==> flow/design.v <==
module comparator_9(
	output	[7:0]		out, 
	input					clk, 
	input					ldFilter, 
	input		[1:0]		selFilter, 
	input		[7:0]		in1, 
	input		[7:0]		in2, 
	input		[7:0]		in3, 
	input		[7:0]		in4, 
	input		[7:0]		in5, 
	input		[7:0]		in6, 
	input		[7:0]		in7, 
	input		[7:0]		in8, 
	input		[7:0]		in9
); 
wire	[7:0] max11, max12, max13, max21, max22, max23, max3; 
wire 	[7:0] med11, med12, med13, med21, med22, med23, med3; 
wire	[7:0]	min11, min12, min13, min21, min22, min23, min3; 
wire			en1, en2, en3; 
assign en1 = (ldFilter == 1) && (selFilter == 1); 
assign en2 = (ldFilter == 1) && (selFilter == 2); 
assign en3 = (ldFilter == 1) && (selFilter == 3); 
comparator comp11(.max (max11), .med (med11), .min (min11), .clk (clk), .en (en1), .in_1 (in1), .in_2 (in2), .in_3 (in3)); 
comparator comp12(.max (max12), .med (med12), .min (min12), .clk (clk), .en (en1), .in_1 (in4), .in_2 (in5), .in_3 (in6));
comparator comp13(.max (max13), .med (med13), .min (min13), .clk (clk), .en (en1), .in_1 (in7), .in_2 (in8), .in_3 (in9));
comparator comp21(.max (max21), .med (med21), .min (min21), .clk (clk), .en (en2), .in_1 (max11), .in_2 (max12), .in_3 (max13));
comparator comp22(.max (max22), .med (med22), .min (min22), .clk (clk), .en (en2), .in_1 (med11), .in_2 (med12), .in_3 (med13));
comparator comp23(.max (max23), .med (med23), .min (min23), .clk (clk), .en (en2), .in_1 (min11), .in_2 (min12), .in_3 (min13));
comparator comp3(.max (max3), .med (med3), .min (min3), .clk (clk), .en (en3), .in_1 (min21), .in_2 (med22), .in_3 (max23));
assign out = med3; 
endmodule
module comparator(
	output reg	[7:0]	max, 
	output reg	[7:0]	med, 
	output reg	[7:0]	min,
	input					clk, 
	input					en, 
	input			[7:0]	in_1, 
	input			[7:0]	in_2, 
	input			[7:0]	in_3
);
always@(posedge clk)
begin
	if(en)
	begin
	  if((in_1 >= in_2) && (in_1 >= in_3) && (in_2 >= in_3)) begin max <= in_1; med <= in_2; min <= in_3; end 
	  else if((in_1 >= in_2) && (in_1 >= in_3) && (in_3 >= in_2)) begin max <= in_1; med <= in_3; min <= in_2; end
	  else if((in_2 >= in_1) && (in_2 >= in_3) && (in_1 >= in_3)) begin max <= in_2; med <= in_1; min <= in_3; end
	  else if((in_2 >= in_1) && (in_2 >= in_3) && (in_3 >= in_1)) begin max <= in_2; med <= in_3; min <= in_1; end
	  else if((in_3 >= in_1) && (in_3 >= in_2) && (in_1 >= in_2)) begin max <= in_3; med <= in_1; min <= in_2; end
	  else if((in_3 >= in_1) && (in_3 >= in_2) && (in_2 >= in_1)) begin max <= in_3; med <= in_2; min <= in_1; end
	end
end
endmodule
module CU(
	output reg				ldAddr, 
	output reg	[2:0]		selAddr, 
	output reg				ldImage, 
	output reg	[2:0]		selImage, 
	output reg				ldFilter, 
	output reg 	[1:0]		selFilter, 
	output reg				done,
	input						clk, 
	input						rst
); 
reg	[3:0]	state; 
parameter S0 = 4'b0000, S1 = 4'b0001, S2 = 4'b0010, S3 = 4'b0011, S4 = 4'b0100, 
  S5 = 4'b0101, S6 = 4'b0110, S7 = 4'b0111, S8 = 4'b1000; 
parameter LENGTH = 640, WIDTH = 480; 
always@(posedge clk or negedge rst)
begin 
	if(!rst)	begin 
	  state <= 0;
	  ldAddr <= 0;			selAddr <= 0; 
	  ldImage <= 0;		selImage <= 0; 
	  ldFilter <= 0;		selFilter <= 0;  
	  done <= 0;  
	end
	else
	begin
		  ldAddr <= 0;			selAddr <= 0; 
		  ldImage <= 0;		selImage <= 0; 
		  ldFilter <= 0;		selFilter <= 0;  
		  done <= 0; 
		  case(state)
		  S0: 	begin state <= S1; 	ldAddr <= 1; 	selAddr <= 1; 		end 
		  S1: 	begin state <= S2; 	ldAddr <= 1; 	selAddr <= 2;  ldImage <= 1; 	selImage <= 1; end
		  S2: 	begin state <= S3; 	ldAddr <= 1; 	selAddr <= 3;  ldImage <= 1; 	selImage <= 2; end
		  S3: 	begin state <= S4; 	ldAddr <= 1; 	selAddr <= 4;  ldImage <= 1; 	selImage <= 3; end
		  S4: 	begin state <= S5; 	ldAddr <= 1; 	selAddr <= 5;  ldImage <= 1; 	selImage <= 4; end
		  S5: 	begin state <= S6;   ldImage <= 1; 	selImage <= 5; end		  
		  S6: 	begin state <= S7; 	ldFilter <= 1; 	selFilter <= 1; 	end 
		  S7: 	begin state <= S8; 	ldFilter <= 1; 	selFilter <= 2; 	end
		  S8: 	begin state <= S0; 	ldFilter <= 1; 	selFilter <= 3;   done <= 1; 	end
        default: begin state <= S0; end
        endcase
	end
end
endmodule 
module DU(
	output 		[7:0]		out, 
	output reg	[18:0]	out_address, 
	output reg				out_valid, 
	output		[18:0]	address_a, 
	output		[18:0]	address_b, 
	input			[7:0]		q_a, 
	input			[7:0]		q_b, 
	input 					clk, 
	input						rst, 
	input						ldAddr, 
	input			[2:0]		selAddr, 
	input 					ldImage,  
	input 		[2:0] 	selImage, 
	input 					ldFilter, 
	input 		[1:0]		selFilter, 
	input                done 
); 
reg 	[18:0]	addr_a; 
reg	[18:0]	addr_b; 
reg 	[7:0] 	in1;  
reg 	[7:0] 	in2; 
reg 	[7:0] 	in3;
reg 	[7:0] 	in4;  
reg 	[7:0] 	in5;  
reg 	[7:0] 	in6;  
reg 	[7:0] 	in7;  
reg 	[7:0] 	in8;  
reg 	[7:0] 	in9;
reg [10:0] column;
reg [9:0] row;
reg [1:0] extra_bits;
reg				ldImage_d; 
reg	[2:0]		selImage_d; 
reg				ldFilter_d; 
reg	[1:0]		selFilter_d; 
parameter LENGTH = 480, WIDTH = 640; 
always@(posedge clk or negedge rst)
begin 
  if(!rst) begin 
    ldImage_d <= 0; selImage_d <= 0; 
    ldFilter_d <= 0; selFilter_d <= 0; 
    out_valid <= 0; 
  end 
  else begin 
    ldImage_d <= ldImage; selImage_d <= selImage; 
    ldFilter_d <= ldFilter; selFilter_d <= selFilter; 
    out_valid <= ldFilter_d && (selFilter_d == 3); 
  end 
end
always@(posedge clk or negedge rst)
begin 
  if(!rst) begin 
    column <= 0; row <= 0; 
  end 
  else if(done) begin 
    if(column == LENGTH - 1) 
	   begin column <= 0; row <= (row == WIDTH - 1) ? 10'd0 : row + 1; end 
	 else column <= column + 1; 
  end
end
always@(posedge clk)
begin 
  if(done) out_address <= LENGTH * row + column; 
end
always@(posedge clk or negedge rst) begin
  if(!rst) begin
    addr_a <= 0; addr_b <= 0;
  end
  else if(ldAddr) begin
  if(row > 0 && row < (WIDTH - 1) && column > 0 && column < (LENGTH - 1) ) begin
    case(selAddr)
    1: begin 	{extra_bits, addr_a} <= LENGTH * (row - 1) + column - 1 ; 	
	  			   {extra_bits, addr_b} <= LENGTH * (row - 1) + column; 	
		 end 
    2: begin 	{extra_bits, addr_a} <= LENGTH * (row - 1) + column + 1; 	
				   {extra_bits, addr_b} <= LENGTH * row + column - 1; 			
		 end
    3: begin 	{extra_bits, addr_a} <= LENGTH * row + column; 	
				   {extra_bits, addr_b} <= LENGTH * row + column + 1; 	
		 end
    4: begin 	{extra_bits, addr_a} <= LENGTH * (row + 1) + column - 1; 	
				   {extra_bits, addr_b} <= LENGTH * (row + 1) + column; 	
		 end
    5: begin 	{extra_bits, addr_a} <= LENGTH * (row + 1) + column + 1;
		 end
  endcase
  end
  else if ((row == 0) || (column == 0) || (column == (LENGTH-1)) || (row == (WIDTH-1) )) begin
    if(selAddr != 0)
    begin  {extra_bits, addr_a} <= LENGTH * row + column; 
			  {extra_bits, addr_b} <= LENGTH * row + column;
			  end
  end 
  end  
  end  
assign address_a = addr_a; 
assign address_b = addr_b; 
always@(posedge clk)
begin 
  if(ldImage_d) 
  begin 
    case(selImage_d)
	 1: begin in1 <= q_a; in2 <= q_b; end 
	 2: begin in3 <= q_a; in4 <= q_b; end
	 3: begin in5 <= q_a; in6 <= q_b; end
	 4: begin in7 <= q_a; in8 <= q_b; end
	 5: begin in9 <= q_a; end
    endcase 
  end 
end
comparator_9 comp(	
	.out				(out), 
	.clk				(clk), 
	.ldFilter		(ldFilter_d), 
	.selFilter		(selFilter_d), 
	.in1				(in1), 
	.in2				(in2), 
	.in3				(in3), 
	.in4				(in4), 
	.in5				(in5), 
	.in6				(in6), 
	.in7				(in7), 
	.in8				(in8), 
	.in9				(in9)
);
endmodule 
module medianFilter(
	output	[7:0]		out, 
	output 	[18:0]	out_address, 
	output				out_valid, 
	output	[18:0]	address_a, 
	output	[18:0]	address_b, 
	input		[7:0]		q_a, 
	input		[7:0]		q_b, 
	input					clk, 
	input 				rst
); 
wire 			ldAddr; 
wire			ldImage; 
wire 			ldFilter; 
wire 			done; 
wire	[2:0]	selAddr; 
wire 	[1:0]	selFilter; 
wire 	[2:0]	selImage; 
DU du(
	.out					(out), 
	.out_address		(out_address), 
	.out_valid			(out_valid), 
	.address_a			(address_a), 
	.address_b			(address_b), 
	.q_a					(q_a), 
	.q_b					(q_b), 
	.clk					(clk), 
	.rst					(rst), 
	.ldAddr				(ldAddr), 
	.selAddr				(selAddr), 
	.ldImage				(ldImage), 
	.selImage			(selImage), 
	.ldFilter			(ldFilter), 
	.selFilter			(selFilter), 
	.done             (done)
); 
CU	cu(
	.ldAddr				(ldAddr), 
	.selAddr				(selAddr), 
	.ldImage				(ldImage), 
	.selImage			(selImage), 
	.ldFilter			(ldFilter), 
	.selFilter			(selFilter), 
	.done					(done), 
	.clk					(clk), 
	.rst					(rst)
); 
endmodule 
Subject: tool reports on medianFilter

Hi,

---- Step by step through the tools: medianFilter ----
Tool output for the design above before and after an edit, in the order of the flow.
"original" refers to lines of the RTL above, "edited" to lines of the edited file.
"change" is "edited" less "original", of the values as shown; "relative change" is that difference over "original", in percent.
A cell with n/a has no value.
set-up
  top ..................................... medianFilter
  clock ................................... clk
  library ................................. sky130hd
  corner .................................. tt_025C_1v80

---- Edit of the RTL ----
The edit as a unified diff against the file above.
A script made this edit; it was not meant as an optimisation.
begin of diff
@@ -19,5 +19,5 @@
 wire			en1, en2, en3; 
 assign en1 = (ldFilter == 1) && (selFilter == 1); 
-assign en2 = (ldFilter == 1) && (selFilter == 2); 
+assign en2 = (ldFilter == 1) && (selFilter >= 2); 
 assign en3 = (ldFilter == 1) && (selFilter == 3); 
 comparator comp11(.max (max11), .med (med11), .min (min11), .clk (clk), .en (en1), .in_1 (in1), .in_2 (in2), .in_3 (in3)); 
end of diff

---- Word level ----
Source: Yosys, flattened and elaborated, memories not mapped. Widths are those after wreduce. Registers that Yosys merges into a memory's read port (data or address) are not register bits. Print and check cells do not count. Equal cells are merged and count once.
storage and ports
  what                             original  edited  change  relative change (%)
  RAM bits                         0         0       0       n/a
  memory cells                     0         0       0       n/a
  latch bits                       0         0       0       n/a
  flip-flop bits (word level)      278       278     0       0.00
  clocked read ports x word width  0         0       0       n/a
  input port bits                  18        18      0       0.00
  memory bits (read-only)          0         0       0       n/a
cells by class
  what                              original  edited  change  relative change (%)
  shifts and indexed selects        0         0       0       n/a
  order comparisons                 46        47      +1      +2.17
  $add $sub $neg                    12        12      0       0.00
  reductions and logical operators  103       103     0       0.00
  $mul                              3         3       0       0.00
  divide/modulo/power cells         0         0       0       n/a
  equal/unequal tests               25        24      -1      -4.00
  mux-type cells                    94        94      0       0.00
  bitwise operators                 0         0       0       n/a
operators with widths
  operator                                               original  edited  change  relative change (%)
  equality test 2 bit (second input constant)            2         1       -1      -50.00
  >= comparator 2 bit (second input constant)            0         1       +1      n/a
  2-to-1 mux 8 bit                                       78        78      0       0.00
  logical AND 1 bit                                      69        69      0       0.00
  >= comparator 8 bit                                    42        42      0       0.00
  AND reduction 2 bit                                    13        13      0       0.00
  nonzero test 6 bit                                     7         7       0       0.00
  equality test 3 x 2 -> 1 bit (second input constant)   4         4       0       0.00
  equality test 3 bit (second input constant)            4         4       0       0.00
  equality test 4 x 3 -> 1 bit (second input constant)   4         4       0       0.00
  2-to-1 mux 1 bit                                       4         4       0       0.00
  2-to-1 mux 19 bit                                      4         4       0       0.00
  adder 19 x 1 -> 19 bit (second input constant)         3         3       0       0.00
  adder 19 x 11 -> 19 bit                                3         3       0       0.00
  logical OR 1 bit                                       3         3       0       0.00
  subtractor 19 x 1 -> 19 bit (second input constant)    3         3       0       0.00
  equality test 3 x 1 -> 1 bit (second input constant)   2         2       0       0.00
  equality test 4 x 2 -> 1 bit (second input constant)   2         2       0       0.00
  parallel mux 3 bit (select 5 bit)                      2         2       0       0.00
  AND reduction 4 bit                                    2         2       0       0.00
  nonzero test 2 bit                                     2         2       0       0.00
  OR reduction 5 bit                                     2         2       0       0.00
  adder 10 x 1 -> 11 bit (second input constant)         1         1       0       0.00
  adder 11 x 1 -> 11 bit (second input constant)         1         1       0       0.00
  equality test 10 bit (second input constant)           1         1       0       0.00
  equality test 11 x 9 -> 1 bit (second input constant)  1         1       0       0.00
  equality test 2 x 1 -> 1 bit (second input constant)   1         1       0       0.00
  equality test 4 x 1 -> 1 bit (second input constant)   1         1       0       0.00
Not every row of either side is listed.

---- Logic depth ----
Yosys ltp: most cells in a row. Word level: on the elaborated netlist, between registers, memories and ports. Mapped: between sequential cells and ports; inverters and the memories' decode and read muxes count.
logic depth
  what                           original  edited  change  relative change (%)
  depth in word-level cells      9         9       0       0.00
  ABC_AREA                       0         0       n/a     n/a
  gate-level depth with buffers  25        25      0       0.00
  mapped depth without buffers   24        24      0       0.00

---- After synthesis ----
Source: synth_stat.txt of the flow (Yosys; design flattened, memories mapped). It holds for the ABC_AREA given above (unset counts as 0); a run with the other value may have another netlist.
mapped netlist
  what                            original  edited   change  relative change (%)
  buffers                         58        64       +6      +10.34
  standard cells after synthesis  2576      2613     +37     +1.44
  mapped flip-flops               283       283      0       0.00
  synthesis area (sq um)          24080.6   24192.0  +111.4  +0.46
cell types
  cell type                   original  edited  change  relative change (%)
  sky130_fd_sc_hd__o22ai_1    41        63      +22     +53.66
  sky130_fd_sc_hd__nor2_1     188       206     +18     +9.57
  sky130_fd_sc_hd__a2bb2oi_1  4         22      +18     +450.00
  sky130_fd_sc_hd__nand2b_1   47        35      -12     -25.53
  sky130_fd_sc_hd__xnor2_1    86        77      -9      -10.47
  sky130_fd_sc_hd__xor2_1     36        45      +9      +25.00
  sky130_fd_sc_hd__a211oi_1   17        26      +9      +52.94
  sky130_fd_sc_hd__a222oi_1   0         9       +9      n/a
  sky130_fd_sc_hd__inv_1      257       265     +8      +3.11
  sky130_fd_sc_hd__a221o_1    9         2       -7      -77.78
  sky130_fd_sc_hd__nand4_1    53        47      -6      -11.32
  sky130_fd_sc_hd__nor3_1     38        44      +6      +15.79
  sky130_fd_sc_hd__a22o_1     8         2       -6      -75.00
  sky130_fd_sc_hd__o32ai_1    7         1       -6      -85.71
  sky130_fd_sc_hd__a2bb2o_1   6         0       -6      -100.00
  sky130_fd_sc_hd__and2_1     25        20      -5      -20.00
  sky130_fd_sc_hd__and3_1     21        26      +5      +23.81
  sky130_fd_sc_hd__or2_2      24        20      -4      -16.67
Not every row of either side is listed.
By module: a second synthesis without flattening, with its own total; a netlist apart from the flattened one above.
second synthesis, totals
  what                                             original  edited   change  relative change (%)
  cells (unflattened synthesis)                    3139      3119     -20     -0.64
  area total of the unflattened synthesis (sq um)  29477.0   29417.0  -60.0   -0.20
Rows give one instance, submodules left out.
modules, original
  module        instances  area (sq um)  cells
  comparator    7          2287.2        253
  DU            1          12839.8       1333
  CU            1          601.8         32
  comparator_9  1          25.0          3
  medianFilter  1          0.0           0
modules, edited
  module        instances  area (sq um)  cells
  comparator    7          2287.2        253
  DU            1          12781.0       1313
  CU            1          601.8         32
  comparator_9  1          23.8          3
  medianFilter  1          0.0           0

---- Timing after synthesis ----
Source: OpenSTA report_checks on the synthesized netlist (no wires, ideal clock, input and output delay 20% of the period each), path of least setup slack; recovery checks are left aside. Register names are those of the netlist, which keeps one name where synthesis merged equal registers.
timing post-synthesis
  what                           original                edited                  change  relative change (%)
  kind                           reg2reg                 reg2reg                 n/a     n/a
  start point                    register du.row[0]      register du.row[0]      n/a     n/a
  end point                      register du.addr_a[16]  register du.addr_a[18]  n/a     n/a
  path buffers                   1                       1                       0       0.00
  time at the first pin (ps)     0                       0                       0       n/a
  stages                         24                      25                      +1      +4.17
  path delay (ps)                5705                    5862                    +157    +2.75
  arrival (ps)                   5625                    5727                    +102    +1.81
  required time (ps)             6920                    6865                    -55     -0.79
  setup slack (ps)               1295                    1138                    -157    n/a
  period (ps)                    7000                    7000                    0       0.00
  setup time (ps)                80                      135                     +55     n/a
  synthesis period reached (ps)  5705                    5862                    +157    +2.75
"path delay" is the arrival time less input delay plus setup time.
"stages": output pins that drive a net of the path, with the launching flip-flop's if there is one; two outputs of one cell count as two.
"synthesis period reached" is the clock period less the worst setup slack; recovery checks do not enter. This is arithmetic on one report: input and output delays are still those of the set period (20% each).
The rows between start and end are the longest chain of elaborated cells between them; the timing report does not say that the signal goes this way. Where chains are equally long, one stands for them.
Each line given opens the expression or statement behind the cell; cells for indexed reads and writes are added by Yosys, which also makes memories of some case tables.
on the way, post-synthesis, original
  path through ............................ sky130_fd_sc_hd__dfrtp_1 > sky130_fd_sc_hd__clkbuf_1 > sky130_fd_sc_hd__inv_1 > sky130_fd_sc_hd__ha_1 > sky130_fd_sc_hd__xnor2_1 > sky130_fd_sc_hd__inv_1 > sky130_fd_sc_hd__ha_1 > sky130_fd_sc_hd__xor2_1 > sky130_fd_sc_hd__fa_1 > sky130_fd_sc_hd__inv_1 > sky130_fd_sc_hd__ha_1 > sky130_fd_sc_hd__a21oi_1 > sky130_fd_sc_hd__xnor2_1 > sky130_fd_sc_hd__ha_1 > sky130_fd_sc_hd__or2_2 > sky130_fd_sc_hd__o32a_1 > sky130_fd_sc_hd__a21boi_0 > sky130_fd_sc_hd__or3_1 > sky130_fd_sc_hd__and4_1 > sky130_fd_sc_hd__nand4_4 > sky130_fd_sc_hd__or4_1 > sky130_fd_sc_hd__a21oi_1 > sky130_fd_sc_hd__o311ai_1 > sky130_fd_sc_hd__a2bb2oi_1
  cells in the longest elaborated chain ... 6
  elaborated cells between the ends (all ways) .. 30
RTL lines, path post-synthesis, original
  what                                line  RTL
  start: declaration                  130   reg [9:0] row;
  start: assignment                   153   column <= 0; row <= 0;
  start: assignment                   157   begin column <= 0; row <= (row == WIDTH - 1) ? 10'd0 : row + 1; end
  adder 10 x 1 -> 11 bit              184   5: begin {extra_bits, addr_a} <= LENGTH * (row + 1) + column + 1;
  multiplier 4 x 11 -> 14 bit         184
  adder 19 x 11 -> 19 bit             184
  adder 19 x 1 -> 19 bit              184
  parallel mux 19 bit (select 5 bit)  171   case(selAddr)
  2-to-1 mux 19 bit                   170   if(row > 0 && row < (WIDTH - 1) && column > 0 && column < (LENGTH - 1) ) begin
  end: assignment                     167   addr_a <= 0; addr_b <= 0;
  end: declaration                    118   reg [18:0] addr_a;
on the way, post-synthesis, edited
  path through ............................ sky130_fd_sc_hd__dfrtp_1 > sky130_fd_sc_hd__clkbuf_1 > sky130_fd_sc_hd__inv_1 > sky130_fd_sc_hd__ha_1 > sky130_fd_sc_hd__xor2_1 > sky130_fd_sc_hd__inv_1 > sky130_fd_sc_hd__ha_1 > sky130_fd_sc_hd__inv_1 > sky130_fd_sc_hd__fa_1 > sky130_fd_sc_hd__inv_1 > sky130_fd_sc_hd__ha_1 > sky130_fd_sc_hd__a21o_1 > sky130_fd_sc_hd__a211oi_1 > sky130_fd_sc_hd__nor2_1 > sky130_fd_sc_hd__ha_1 > sky130_fd_sc_hd__or2_2 > sky130_fd_sc_hd__o22ai_4 > sky130_fd_sc_hd__xor2_1 > sky130_fd_sc_hd__mux2i_1 > sky130_fd_sc_hd__a211oi_2 > sky130_fd_sc_hd__o2111ai_1 > sky130_fd_sc_hd__or3_4 > sky130_fd_sc_hd__o31a_1 > sky130_fd_sc_hd__o31ai_1 > sky130_fd_sc_hd__o211ai_1
  cells in the longest elaborated chain ... 6
  elaborated cells between the ends (all ways) .. 30
RTL lines, path post-synthesis, edited
  what                                line  RTL
  start: declaration                  130   reg [9:0] row;
  start: assignment                   153   column <= 0; row <= 0;
  start: assignment                   157   begin column <= 0; row <= (row == WIDTH - 1) ? 10'd0 : row + 1; end
  adder 10 x 1 -> 11 bit              184   5: begin {extra_bits, addr_a} <= LENGTH * (row + 1) + column + 1;
  multiplier 4 x 11 -> 14 bit         184
  adder 19 x 11 -> 19 bit             184
  adder 19 x 1 -> 19 bit              184
  parallel mux 19 bit (select 5 bit)  171   case(selAddr)
  2-to-1 mux 19 bit                   170   if(row > 0 && row < (WIDTH - 1) && column > 0 && column < (LENGTH - 1) ) begin
  end: assignment                     167   addr_a <= 0; addr_b <= 0;
  end: declaration                    118   reg [18:0] addr_a;

---- Timing after layout ----
From the final timing report of each run of set A: the path of least setup slack in the routed layout; clock arrival at registers is part of the times.
The report prints the path's times to 10 ps; the period is as set.
timing after layout
  what                        original                edited                  change  relative change (%)
  kind                        reg2reg                 reg2reg                 n/a     n/a
  start point                 register du.row[0]      register du.row[1]      n/a     n/a
  end point                   register du.addr_a[18]  register du.addr_a[18]  n/a     n/a
  time at the first pin (ps)  560                     550                     -10     -1.79
  setup time (ps)             120                     120                     0       n/a
  arrival (ps)                6950                    6880                    -70     -1.01
  stages                      21                      23                      +2      +9.52
  period (ps)                 7000                    7000                    0       0.00
  setup slack (ps)            490                     560                     +70     n/a
  path buffers                0                       0                       0       n/a
  required time (ps)          7440                    7440                    0       0.00
The rows between start and end are the longest chain of elaborated cells between them; the timing report does not say that the signal goes this way. Where chains are equally long, one stands for them.
on the way, after layout, original
  path through ............................ sky130_fd_sc_hd__dfrtp_1 > sky130_fd_sc_hd__ha_1 > sky130_fd_sc_hd__and3_1 > sky130_fd_sc_hd__nand2_1 > sky130_fd_sc_hd__xnor2_1 > sky130_fd_sc_hd__inv_1 > sky130_fd_sc_hd__fa_1 > sky130_fd_sc_hd__inv_1 > sky130_fd_sc_hd__fa_1 > sky130_fd_sc_hd__inv_1 > sky130_fd_sc_hd__ha_1 > sky130_fd_sc_hd__a21o_1 > sky130_fd_sc_hd__a41oi_1 > sky130_fd_sc_hd__xnor2_2 > sky130_fd_sc_hd__nor4b_2 > sky130_fd_sc_hd__mux2i_1 > sky130_fd_sc_hd__a211oi_1 > sky130_fd_sc_hd__nand4_1 > sky130_fd_sc_hd__xnor2_1 > sky130_fd_sc_hd__mux2i_1 > sky130_fd_sc_hd__a31oi_1
  cells in the longest elaborated chain ... 6
  elaborated cells between the ends (all ways) .. 30
RTL lines, path after layout, original
  what                                line  RTL
  start: declaration                  130   reg [9:0] row;
  start: assignment                   153   column <= 0; row <= 0;
  start: assignment                   157   begin column <= 0; row <= (row == WIDTH - 1) ? 10'd0 : row + 1; end
  adder 10 x 1 -> 11 bit              184   5: begin {extra_bits, addr_a} <= LENGTH * (row + 1) + column + 1;
  multiplier 4 x 11 -> 14 bit         184
  adder 19 x 11 -> 19 bit             184
  adder 19 x 1 -> 19 bit              184
  parallel mux 19 bit (select 5 bit)  171   case(selAddr)
  2-to-1 mux 19 bit                   170   if(row > 0 && row < (WIDTH - 1) && column > 0 && column < (LENGTH - 1) ) begin
  end: assignment                     167   addr_a <= 0; addr_b <= 0;
  end: declaration                    118   reg [18:0] addr_a;
on the way, after layout, edited
  path through ............................ sky130_fd_sc_hd__dfrtp_1 > sky130_fd_sc_hd__inv_1 > sky130_fd_sc_hd__ha_1 > sky130_fd_sc_hd__xnor2_1 > sky130_fd_sc_hd__inv_1 > sky130_fd_sc_hd__ha_1 > sky130_fd_sc_hd__xor2_1 > sky130_fd_sc_hd__fa_1 > sky130_fd_sc_hd__inv_1 > sky130_fd_sc_hd__ha_1 > sky130_fd_sc_hd__xnor2_1 > sky130_fd_sc_hd__ha_1 > sky130_fd_sc_hd__o21a_1 > sky130_fd_sc_hd__o31ai_1 > sky130_fd_sc_hd__a21boi_1 > sky130_fd_sc_hd__a21oi_1 > sky130_fd_sc_hd__a2111oi_2 > sky130_fd_sc_hd__nand2_1 > sky130_fd_sc_hd__nor3_2 > sky130_fd_sc_hd__nand4_1 > sky130_fd_sc_hd__o211a_1 > sky130_fd_sc_hd__nor4_1 > sky130_fd_sc_hd__o211ai_1
  cells in the longest elaborated chain ... 6
  elaborated cells between the ends (all ways) .. 30
RTL lines, path after layout, edited
  what                                line  RTL
  start: declaration                  130   reg [9:0] row;
  start: assignment                   153   column <= 0; row <= 0;
  start: assignment                   157   begin column <= 0; row <= (row == WIDTH - 1) ? 10'd0 : row + 1; end
  adder 10 x 1 -> 11 bit              184   5: begin {extra_bits, addr_a} <= LENGTH * (row + 1) + column + 1;
  multiplier 4 x 11 -> 14 bit         184
  adder 19 x 11 -> 19 bit             184
  adder 19 x 1 -> 19 bit              184
  parallel mux 19 bit (select 5 bit)  171   case(selAddr)
  2-to-1 mux 19 bit                   170   if(row > 0 && row < (WIDTH - 1) && column > 0 && column < (LENGTH - 1) ) begin
  end: assignment                     167   addr_a <= 0; addr_b <= 0;
  end: declaration                    118   reg [18:0] addr_a;

---- Layout results ----
Both versions went through the flow (Yosys, OpenROAD) with the same settings in each pair. Constraints: input delay and output delay 20% of the set period each, output load 0.01 pF.
flow settings, set A
  CORE_UTILIZATION ........................ 40
  PLACE_DENSITY ........................... 0.6
  period_ns ............................... 7.0
  CAP_MARGIN .............................. 20
  CORE_MARGIN ............................. 2
  SLEW_MARGIN ............................. 20
final reports, set A
  what                                     original  edited   change  relative change (%)
  achieved clock period (ps)               6510      6442     -68     -1.04
  worst hold slack (ps)                    348       337      -11     n/a
  lowest setup slack (ps)                  490       558      +68     n/a
  synthesis area (sq um)                   24080.6   24192.0  +111.4  +0.46
  standard-cell area after layout (sq um)  27161.0   27173.6  +12.6   +0.05
  summed negative setup slack (ps)         0         0        0       n/a
  utilization of the finished layout (%)   45.8      45.3     -0.5    n/a
  power consumption (mW)                   3.734     3.623    -0.111  -2.97
  die size (sq um)                         62180.4   62462.5  +282.1  +0.45
flow settings, set B
  CAP_MARGIN .............................. 30
  CORE_ASPECT_RATIO ....................... 1.08
  CORE_MARGIN ............................. 7
  CORE_UTILIZATION ........................ 54
  GPL_ROUTABILITY_DRIVEN .................. 1
  GPL_TIMING_DRIVEN ....................... 1
  PLACE_DENSITY_LB_ADDON .................. 0.28
  SETUP_SLACK_MARGIN ...................... 1.71
  period_ns ............................... 7.11
  SLEW_MARGIN ............................. 20
final reports, set B
  what                                     original  edited   change  relative change (%)
  achieved clock period (ps)               5494      5773     +279    +5.08
  worst hold slack (ps)                    348       348      0       n/a
  lowest setup slack (ps)                  1616      1337     -279    n/a
  synthesis area (sq um)                   24080.6   24192.0  +111.4  +0.46
  standard-cell area after layout (sq um)  28436.0   29090.4  +654.4  +2.30
  summed negative setup slack (ps)         0         0        0       n/a
  utilization of the finished layout (%)   64.6      65.9     +1.3    n/a
  power consumption (mW)                   3.440     3.413    -0.027  -0.78
  die size (sq um)                         50706.4   50927.2  +220.8  +0.44
"achieved clock period" = clock period - worst setup slack. The figure is calculated, with input and output delays left at 20% of the set period.
"power consumption" rests on the timing tool's default activity at the inputs, not on a simulated workload.

Regards
